==> flow/design.v <==
`timescale 1ns / 1ps
module syntropy_core #(
    parameter DATA_WIDTH = 16,
    parameter ADDR_WIDTH = 8,
    parameter THRESHOLD_DEFAULT = 16'hE666,   
    parameter LEARNING_RATE = 16'h0019,      
    parameter MAX_ITERATIONS = 8'd10
)(
    input wire clk,
    input wire rst_n,
    input wire [DATA_WIDTH-1:0] voltage_drift,     
    input wire [DATA_WIDTH-1:0] packet_loss,       
    input wire [DATA_WIDTH-1:0] temp_variance,     
    input wire [DATA_WIDTH-1:0] phase_jitter,      
    input wire [DATA_WIDTH-1:0] threshold,         
    input wire enable_learning,                    
    input wire mesh_broadcast_en,                  
    output reg stable,                             
    output reg [DATA_WIDTH-1:0] flux_value,        
    output reg [DATA_WIDTH-1:0] correction_vector,  
    output reg [DATA_WIDTH-1:0] optimized_params,  
    output reg learning_active,                    
    output reg mesh_broadcast_req,                 
    input wire [DATA_WIDTH-1:0] mesh_flux_in,      
    input wire [DATA_WIDTH-1:0] mesh_correction_in,  
    input wire mesh_valid_in,                      
    output reg [DATA_WIDTH-1:0] mesh_flux_out,     
    output reg [DATA_WIDTH-1:0] mesh_correction_out,  
    output reg mesh_valid_out,                     
    output reg [7:0] iteration_count,              
    output reg [3:0] state,                        
    output reg error_flag                          
);
    localparam IDLE = 4'd0;
    localparam EVALUATE = 4'd1;
    localparam LEARN = 4'd2;
    localparam CORRECT = 4'd3;
    localparam BROADCAST = 4'd4;
    localparam ERROR = 4'd5;
    reg [DATA_WIDTH-1:0] flux_reg;
    reg [DATA_WIDTH-1:0] threshold_reg;
    reg [DATA_WIDTH-1:0] metrics [0:3];   
    reg [DATA_WIDTH-1:0] gradients [0:3];  
    reg [DATA_WIDTH-1:0] params [0:3];    
    reg [7:0] iter_count;
    reg [3:0] current_state;
    reg learning_en;
    reg mesh_en;
    wire [DATA_WIDTH-1:0] flux_calc;
    wire signed [22:0] gradient_calc [0:3];
    wire signed [31:0] scaled_step [0:3];
    wire [DATA_WIDTH-1:0] param_update [0:3];
    wire signed [17:0] flux_error;
    localparam signed [31:0] LEARNING_RATE_S = LEARNING_RATE;
    wire overflow_flag;
    assign flux_calc = 16'h0100 - (voltage_drift + packet_loss + 
                                   (temp_variance >> 8) + phase_jitter);
    assign flux_error = $signed({2'b00, threshold_reg}) - $signed({2'b00, flux_reg});
    assign gradient_calc[0] = -2 * flux_error;  
    assign gradient_calc[1] = -2 * flux_error;  
    assign gradient_calc[2] = (-2 * flux_error) >>> 8;  
    assign gradient_calc[3] = -2 * flux_error;  
    assign scaled_step[0] = (LEARNING_RATE_S * gradient_calc[0]) >>> 8;
    assign scaled_step[1] = (LEARNING_RATE_S * gradient_calc[1]) >>> 8;
    assign scaled_step[2] = (LEARNING_RATE_S * gradient_calc[2]) >>> 8;
    assign scaled_step[3] = (LEARNING_RATE_S * gradient_calc[3]) >>> 8;
    assign param_update[0] = params[0] - scaled_step[0][DATA_WIDTH-1:0];
    assign param_update[1] = params[1] - scaled_step[1][DATA_WIDTH-1:0];
    assign param_update[2] = params[2] - scaled_step[2][DATA_WIDTH-1:0];
    assign param_update[3] = params[3] - scaled_step[3][DATA_WIDTH-1:0];
    assign overflow_flag = (flux_calc[15] == 1'b1) || 
                          (param_update[0][15] == 1'b1) ||
                          (param_update[1][15] == 1'b1) ||
                          (param_update[2][15] == 1'b1) ||
                          (param_update[3][15] == 1'b1);
    always @(posedge clk or negedge rst_n) begin
        if (!rst_n) begin
            stable <= 1'b0;
            flux_value <= 16'h0000;
            correction_vector <= 16'h0000;
            optimized_params <= 16'h0000;
            learning_active <= 1'b0;
            mesh_broadcast_req <= 1'b0;
            mesh_flux_out <= 16'h0000;
            mesh_correction_out <= 16'h0000;
            mesh_valid_out <= 1'b0;
            iteration_count <= 8'd0;
            state <= IDLE;
            error_flag <= 1'b0;
            params[0] <= 16'h0000;  
            params[1] <= 16'h0000;  
            params[2] <= 16'h0000;  
            params[3] <= 16'h0000;  
            threshold_reg <= THRESHOLD_DEFAULT;
            flux_reg <= 16'h0000;
            current_state <= IDLE;
            learning_en <= 1'b0;
            mesh_en <= 1'b0;
            iter_count <= 8'd0;
        end else begin
            threshold_reg <= threshold;
            learning_en <= enable_learning;
            mesh_en <= mesh_broadcast_en;
            metrics[0] <= voltage_drift;
            metrics[1] <= packet_loss;
            metrics[2] <= temp_variance;
            metrics[3] <= phase_jitter;
            case (current_state)
                IDLE: begin
                    stable <= 1'b0;
                    learning_active <= 1'b0;
                    mesh_broadcast_req <= 1'b0;
                    mesh_valid_out <= 1'b0;
                    error_flag <= 1'b0;
                    iter_count <= 8'd0;
                    if (overflow_flag) begin
                        current_state <= ERROR;
                    end else begin
                        current_state <= EVALUATE;
                    end
                end
                EVALUATE: begin
                    flux_reg <= flux_calc;
                    flux_value <= flux_calc;
                    if (flux_calc >= threshold_reg) begin
                        stable <= 1'b1;
                        correction_vector <= 16'h0000;
                        current_state <= IDLE;
                    end else begin
                        stable <= 1'b0;
                        correction_vector <= threshold_reg - flux_calc;
                        if (learning_en) begin
                            current_state <= LEARN;
                        end else begin
                            current_state <= CORRECT;
                        end
                    end
                end
                LEARN: begin
                    learning_active <= 1'b1;
                    if (iter_count < MAX_ITERATIONS) begin
                        gradients[0] <= gradient_calc[0];
                        gradients[1] <= gradient_calc[1];
                        gradients[2] <= gradient_calc[2];
                        gradients[3] <= gradient_calc[3];
                        params[0] <= param_update[0];
                        params[1] <= param_update[1];
                        params[2] <= param_update[2];
                        params[3] <= param_update[3];
                        iter_count <= iter_count + 1;
                        iteration_count <= iter_count + 1;
                        flux_reg <= 16'h0100 - (param_update[0] + param_update[1] + 
                                               (param_update[2] >> 8) + param_update[3]);
                    end else begin
                        learning_active <= 1'b0;
                        optimized_params <= params[0] + params[1] + params[2] + params[3];
                        current_state <= CORRECT;
                    end
                end
                CORRECT: begin
                    if (mesh_en && mesh_valid_in) begin
                        correction_vector <= mesh_correction_in;
                    end
                    current_state <= BROADCAST;
                end
                BROADCAST: begin
                    mesh_flux_out <= flux_reg;
                    mesh_correction_out <= correction_vector;
                    mesh_valid_out <= 1'b1;
                    mesh_broadcast_req <= 1'b1;
                    current_state <= IDLE;
                end
                ERROR: begin
                    error_flag <= 1'b1;
                    stable <= 1'b0;
                    learning_active <= 1'b0;
                    mesh_broadcast_req <= 1'b0;
                    mesh_valid_out <= 1'b0;
                end
                default: begin
                    current_state <= IDLE;
                end
            endcase
            state <= current_state;
        end
    end
    always @(posedge clk) begin
        if (mesh_valid_in && mesh_en) begin
        end
    end
endmodule
Hand-over note for syntropy_core

---- Tool chain data of syntropy_core ----
Module syntropy_core before and after one edit of its RTL, step after step.
Lines under "original" count in the file above, lines under "edited" in the edited file.
"change" is "edited" less "original", of the values as shown; "relative change" is that difference over "original", in percent.
Library cell names are shortened.
The mark n/a stands for no value.
set-up
  design top .............................. syntropy_core
  clock ................................... clk
  library ................................. sky130hd
  corner .................................. tt_025C_1v80

---- The edit ----
Unified diff, file above to edited file.
This change comes from a script, not from a designer. The edited design behaves differently; no optimisation was intended.
begin of diff
@@ -1,5 +1,5 @@
 `timescale 1ns / 1ps
 module syntropy_core #(
-    parameter DATA_WIDTH = 16,
+    parameter DATA_WIDTH = 20,
     parameter ADDR_WIDTH = 8,
     parameter THRESHOLD_DEFAULT = 16'hE666,   
end of diff

---- Word level ----
Yosys after proc, flatten, opt, wreduce and memory -nomap, before mapping. Print and check cells are not counted.
word-level totals
  what                         original  edited  change  relative change (%)
  elaborated cells             92        92      0       0.00
  flip-flop bits (word level)  206       250     +44     +21.36
  output and inout bits        97        117     +20     +20.62
  bits of input ports          117       145     +28     +23.93
operators by class
  what                              original  edited  change  relative change (%)
  $mul                              2         2       0       0.00
  add/subtract/negate cells         19        19      0       0.00
  equality and inequality tests     8         8       0       0.00
  multiplexer cells                 18        18      0       0.00
  $lt $le $gt $ge                   2         2       0       0.00
  bitwise operators                 2         2       0       0.00
  reductions and logical operators  20        20      0       0.00
operator list
  cell                                         original  edited  change  relative change (%)
  adder 16 bit                                 7         0       -7      -100.00
  adder 20 bit                                 0         7       +7      n/a
  subtractor 16 bit                            5         0       -5      -100.00
  subtractor 20 bit                            0         5       +5      n/a
  2-to-1 mux 16 bit                            3         0       -3      -100.00
  2-to-1 mux 20 bit                            0         3       +3      n/a
  adder 16 x 8 -> 16 bit                       2         0       -2      -100.00
  case mux 16 bit (select 2 bit)               2         0       -2      -100.00
  subtractor 9 x 16 -> 16 bit with constant A  2         0       -2      -100.00
  adder 20 x 12 -> 20 bit                      0         2       +2      n/a
  case mux 20 bit (select 2 bit)               0         2       +2      n/a
  subtractor 9 x 20 -> 20 bit with constant A  0         2       +2      n/a
  >= comparator 16 bit                         1         0       -1      -100.00
  multiplier 6 x 22 -> 23 bit with constant A  1         0       -1      -100.00
  multiplier 6 x 23 -> 24 bit with constant A  1         0       -1      -100.00
  negator 17 -> 30 bit                         1         0       -1      -100.00
  subtractor 16 x 16 -> 17 bit                 1         0       -1      -100.00
  >= comparator 20 bit                         0         1       +1      n/a
  multiplier 6 x 22 -> 27 bit with constant A  0         1       +1      n/a
  multiplier 6 x 23 -> 28 bit with constant A  0         1       +1      n/a
  negator 18 -> 30 bit                         0         1       +1      n/a
  subtractor 18 bit                            0         1       +1      n/a
Unchanged operator kinds not shown: 21.

---- Depth ----
Longest topological path by Yosys (ltp), each cell counted once; first at word level (registers and memories cut), then after technology mapping (sequential cells cut; the memories' decode and read muxes count).
logic depth
  what                          original  edited  change  relative change (%)
  depth after elaboration       10        10      0       0.00
  ABC_AREA                      0         0       n/a     n/a
  mapped depth                  54        57      +3      +5.56
  mapped depth without buffers  54        56      +2      +3.70

---- Synthesis result ----
Yosys stat after the flow's synthesis: flattened, memories mapped to cells. It holds for the ABC_AREA given above (unset counts as 0); a run with the other value may have another netlist.
cell types
  cell type  original  edited  change  relative change (%)
  nand2_1    223       293     +70     +31.39
  ha_1       262       318     +56     +21.37
  nor2_1     96        150     +54     +56.25
  dfrtp_1    195       239     +44     +22.56
  o21ai_0    152       194     +42     +27.63
  inv_1      237       277     +40     +16.88
  fa_1       101       134     +33     +32.67
  xnor2_1    105       131     +26     +24.76
  a21oi_1    109       132     +23     +21.10
  xor2_1     56        72      +16     +28.57
  mux2_2     38        51      +13     +34.21
  a31oi_1    19        31      +12     +63.16
  nor3_1     40        50      +10     +25.00
  nand3_1    28        37      +9      +32.14
  a21o_1     41        49      +8      +19.51
  clkbuf_1   43        50      +7      +16.28
  o211ai_1   7         14      +7      +100.00
  nand4_1    6         12      +6      +100.00
Unchanged cell types not shown: 13.
Not every row of either side is listed.
synthesis totals
  what                            original  edited   change   relative change (%)
  standard cells after synthesis  2071      2604     +533     +25.74
  flip-flops                      204       248      +44      +21.57
  mapped area (µm²)               19094.6   23790.3  +4695.7  +24.59
  buffers                         50        72       +22      +44.00

---- Path before layout ----
Path of least setup slack by OpenSTA after synthesis, without wires, with an ideal clock, recovery checks aside; 20% of the period is set as input and as output delay. Where synthesis merged equal registers, the netlist keeps one of their names.
timing after synthesis
  what                                 original                   edited                 change  relative change (%)
  path type                            register to register       register to register   n/a     n/a
  start                                register threshold_reg[1]  register flux_reg[0]   n/a     n/a
  end                                  register flux_reg[14]      register flux_reg[19]  n/a     n/a
  period (ns)                          13.0                       13.0                   0.0     0.00
  setup slack (ns)                     2.069                      1.629                  -0.440  n/a
  delay of the path (ns)               10.930                     11.371                 +0.441  +4.03
  setup time (ns)                      0.087                      0.121                  +0.034  n/a
  stages on the path                   52                         51                     -1      -1.92
  data arrival time (ns)               10.843                     11.250                 +0.407  +3.75
  period reached after synthesis (ns)  10.931                     11.371                 +0.440  +4.03
"delay of the path" = arrival - input delay + setup time.
"stages on the path": output pins that drive a net of the path, with the launching flip-flop's if there is one; two outputs of one cell count as two.
"period reached after synthesis" is the clock period less the worst setup slack; recovery checks do not enter. This is arithmetic on one report: input and output delays are still those of the set period (20% each).
Between the ends stands the longest chain of elaborated cells between them, by number of cells; it is not shown to be the way that was timed. Of several equally long chains one is given.
Each line given opens the expression or statement behind the cell; cells for indexed reads and writes are added by Yosys, which also makes memories of some case tables.
A register here has more assigning lines than the two given.
between the ends, after synthesis, original
  path through ............................ dfstp_2 inv_1 fa_1 nand2b_1 a21o_4 a211oi_1 and2_1 nand3_1 or3_1 nor3_1 nor2_1 ha_1 fa_1 ha_1 ha_1 clkbuf_1 nand2_1 o31ai_2 (+16 left out) inv_1 fa_1 inv_1 ha_1 inv_1 fa_1 nor2b_1 o21ai_0 a21boi_0 o21ai_0 a21boi_0 o21ai_0 a21boi_0 o21a_1 nor2_1 o21ai_0 mux2_2 o211ai_1
RTL lines, path after synthesis, original
  what             RTL line  RTL
  start, declared  41        reg [DATA_WIDTH-1:0] threshold_reg;
  start, assigned  94        threshold_reg <= THRESHOLD_DEFAULT;
  start, assigned  101       threshold_reg <= threshold;
  end, assigned    123       flux_reg <= flux_calc;
  end, assigned    152       flux_reg <= 16'h0100 - (param_update[0] + param_update[1] +
  end, declared    40        reg [DATA_WIDTH-1:0] flux_reg;
original: Chain of elaborated cells between the ends: none given.
Nets of the timed path that keep an RTL name, with a line that drives or declares them; the list need not be complete.
named nets, after synthesis, original
  net                  RTL line  RTL
  param_update[2][10]  69        assign param_update[2] = params[2] - scaled_step[2][DATA_WIDTH-1:0];
between the ends, after synthesis, edited
  path through ............................ dfrtp_1 ha_1 fa_1 nand2b_1 a21bo_2 a21oi_2 a211oi_1 or4_4 or4_1 nor2_1 nand3_1 a21oi_1 a211oi_2 xor2_1 ha_1 inv_1 fa_1 inv_1 (+15 left out) a41oi_1 a211o_1 o21ai_0 xor2_1 xnor2_1 xnor2_1 fa_1 fa_1 ha_1 ha_1 or3_1 a31o_2 a21oi_1 o21ai_0 xnor3_2 xor3_1 nor2_1 o21ai_1
  length of the longest elaborated chain .. 10
RTL lines, path after synthesis, edited
  what                            RTL line  RTL
  start, declared                 40        reg [DATA_WIDTH-1:0] flux_reg;
  start, assigned                 123       flux_reg <= flux_calc;
  start, assigned                 152       flux_reg <= 16'h0100 - (param_update[0] + param_update[1] +
  subtractor 18 bit               58        assign flux_error = $signed({2'b00, threshold_reg}) - $signed({2'b00, flux_reg});
  negator 18 -> 30 bit            59        assign gradient_calc[0] = -2 * flux_error;
  multiplier 6 x 22 -> 27 bit     63        assign scaled_step[0] = (LEARNING_RATE_S * gradient_calc[0]) >>> 8;
  subtractor 20 bit               67        assign param_update[0] = params[0] - scaled_step[0][DATA_WIDTH-1:0];
  adder 20 bit                    152
  adder 20 x 12 -> 20 bit         152
  adder 20 bit                    152
  subtractor 9 x 20 -> 20 bit     152
  2-to-1 mux 20 bit               141       if (iter_count < MAX_ITERATIONS) begin
  case mux 20 bit (select 2 bit)  108       case (current_state)
  end, assigned                   123
  end, assigned                   152
  end, declared                   40

---- Path in the finished layout ----
From the final timing report of each run of pair 1: the path of least setup slack in the routed layout; clock arrival at registers is part of the times.
timing post-layout
  what                    original                   edited                     change  relative change (%)
  path type               register to register       register to register       n/a     n/a
  start                   register threshold_reg[1]  register threshold_reg[1]  n/a     n/a
  end                     register flux_reg[14]      register flux_reg[19]      n/a     n/a
  stages on the path      49                         51                         +2      +4.08
  setup time (ns)         0.09                       0.12                       +0.03   n/a
  setup slack (ns)        0.86                       0.65                       -0.21   n/a
  period (ns)             13.0                       13.0                       0.0     0.00
  data arrival time (ns)  12.60                      12.79                      +0.19   +1.51
Between the ends stands the longest chain of elaborated cells between them, by number of cells; it is not shown to be the way that was timed. Of several equally long chains one is given.
A register here has more assigning lines than the two given.
between the ends, post-layout, original
  path through ............................ dfstp_2 inv_1 fa_1 nand2b_1 a21o_4 a211oi_2 and2_1 nand3_1 or3_1 and2_1 ha_1 ha_1 xor2_1 ha_1 ha_1 and3_1 nand3_1 o21ba_2 (+13 left out) a21oi_1 xnor2_1 fa_1 fa_1 ha_1 ha_1 nor2b_1 o21ai_0 a21boi_1 o21ai_0 a21boi_1 o21ai_0 a21boi_1 o21a_1 nor2_1 o21ai_0 mux2_2 o211ai_1
  length of the longest elaborated chain .. 10
RTL lines, path post-layout, original
  what                            RTL line  RTL
  start, declared                 41        reg [DATA_WIDTH-1:0] threshold_reg;
  start, assigned                 94        threshold_reg <= THRESHOLD_DEFAULT;
  start, assigned                 101       threshold_reg <= threshold;
  subtractor 16 x 16 -> 17 bit    58        assign flux_error = $signed({2'b00, threshold_reg}) - $signed({2'b00, flux_reg});
  negator 17 -> 30 bit            59        assign gradient_calc[0] = -2 * flux_error;
  multiplier 6 x 22 -> 23 bit     63        assign scaled_step[0] = (LEARNING_RATE_S * gradient_calc[0]) >>> 8;
  subtractor 16 bit               67        assign param_update[0] = params[0] - scaled_step[0][DATA_WIDTH-1:0];
  adder 16 bit                    152       flux_reg <= 16'h0100 - (param_update[0] + param_update[1] +
  adder 16 x 8 -> 16 bit          152
  adder 16 bit                    152
  subtractor 9 x 16 -> 16 bit     152
  2-to-1 mux 16 bit               141       if (iter_count < MAX_ITERATIONS) begin
  case mux 16 bit (select 2 bit)  108       case (current_state)
  end, assigned                   123       flux_reg <= flux_calc;
  end, assigned                   152
  end, declared                   40        reg [DATA_WIDTH-1:0] flux_reg;
between the ends, post-layout, edited
  path through ............................ dfstp_2 inv_1 fa_1 nand2b_1 a21bo_2 a21oi_4 a211oi_1 or4_4 or4_4 nor2_4 nand3_1 a21oi_1 a211oi_2 xor2_1 ha_1 inv_1 fa_1 inv_1 (+15 left out) a211o_1 o21ai_0 xor2_1 xnor2_1 xnor2_1 buf_4 fa_1 fa_1 ha_1 ha_1 or3_1 a31o_2 a21oi_2 o21ai_1 xnor3_2 xor3_1 nor2_1 o21ai_1
  length of the longest elaborated chain .. 10
RTL lines, path post-layout, edited
  what                            RTL line  RTL
  start, declared                 41        reg [DATA_WIDTH-1:0] threshold_reg;
  start, assigned                 94        threshold_reg <= THRESHOLD_DEFAULT;
  start, assigned                 101       threshold_reg <= threshold;
  subtractor 18 bit               58        assign flux_error = $signed({2'b00, threshold_reg}) - $signed({2'b00, flux_reg});
  negator 18 -> 30 bit            59        assign gradient_calc[0] = -2 * flux_error;
  multiplier 6 x 22 -> 27 bit     63        assign scaled_step[0] = (LEARNING_RATE_S * gradient_calc[0]) >>> 8;
  subtractor 20 bit               67        assign param_update[0] = params[0] - scaled_step[0][DATA_WIDTH-1:0];
  adder 20 bit                    152       flux_reg <= 16'h0100 - (param_update[0] + param_update[1] +
  adder 20 x 12 -> 20 bit         152
  adder 20 bit                    152
  subtractor 9 x 20 -> 20 bit     152
  2-to-1 mux 20 bit               141       if (iter_count < MAX_ITERATIONS) begin
  case mux 20 bit (select 2 bit)  108       case (current_state)
  end, assigned                   123       flux_reg <= flux_calc;
  end, assigned                   152
  end, declared                   40        reg [DATA_WIDTH-1:0] flux_reg;

---- Layout results ----
Runs of the flow (Yosys, OpenROAD) on both versions; the two runs of a pair have the same settings. The constraints put input and output delay at 20% of the set period each and load the outputs with 0.01 pF.
flow settings, pair 1
  CORE_UTILIZATION ........................ 40
  period_ns ............................... 13.0
  CAP_MARGIN .............................. 20
  CORE_MARGIN ............................. 2
  SLEW_MARGIN ............................. 20
final reports, pair 1
  what                                                     original  edited   change    relative change (%)
  overall die area (µm²)                                   49499.6   61442.0  +11942.4  +24.13
  smallest hold slack (ns)                                 0.473     0.474    +0.001    n/a
  total negative slack (ns)                                0.000     0.000    0.000     n/a
  area of the standard cells in the finished layout (µm²)  22559.1   28333.4  +5774.3   +25.60
  setup slack of the worst path (ns)                       0.859     0.650    -0.209    n/a
  post-synthesis cell area (µm²)                           19094.6   23790.3  +4695.7   +24.59
flow settings, pair 2
  CAP_MARGIN .............................. 35
  CORE_UTILIZATION ........................ 37
  CTS_CLUSTER_SIZE ........................ 57
  GPL_ROUTABILITY_DRIVEN .................. 1
  MIN_ROUTING_LAYER ....................... met1
  PLACE_DENSITY_LB_ADDON .................. 0.15
  SETUP_SLACK_MARGIN ...................... 0.63
  TNS_END_PERCENT ......................... 40
  period_ns ............................... 14.0
  CORE_MARGIN ............................. 2
  SLEW_MARGIN ............................. 20
final reports, pair 2
  what                                                     original  edited   change    relative change (%)
  overall die area (µm²)                                   53439.6   66342.3  +12902.7  +24.14
  smallest hold slack (ns)                                 0.470     0.472    +0.002    n/a
  total negative slack (ns)                                0.000     0.000    0.000     n/a
  area of the standard cells in the finished layout (µm²)  22830.6   28305.9  +5475.3   +23.98
  setup slack of the worst path (ns)                       1.610     1.345    -0.265    n/a
  post-synthesis cell area (µm²)                           19094.6   23790.3  +4695.7   +24.59

End of note.
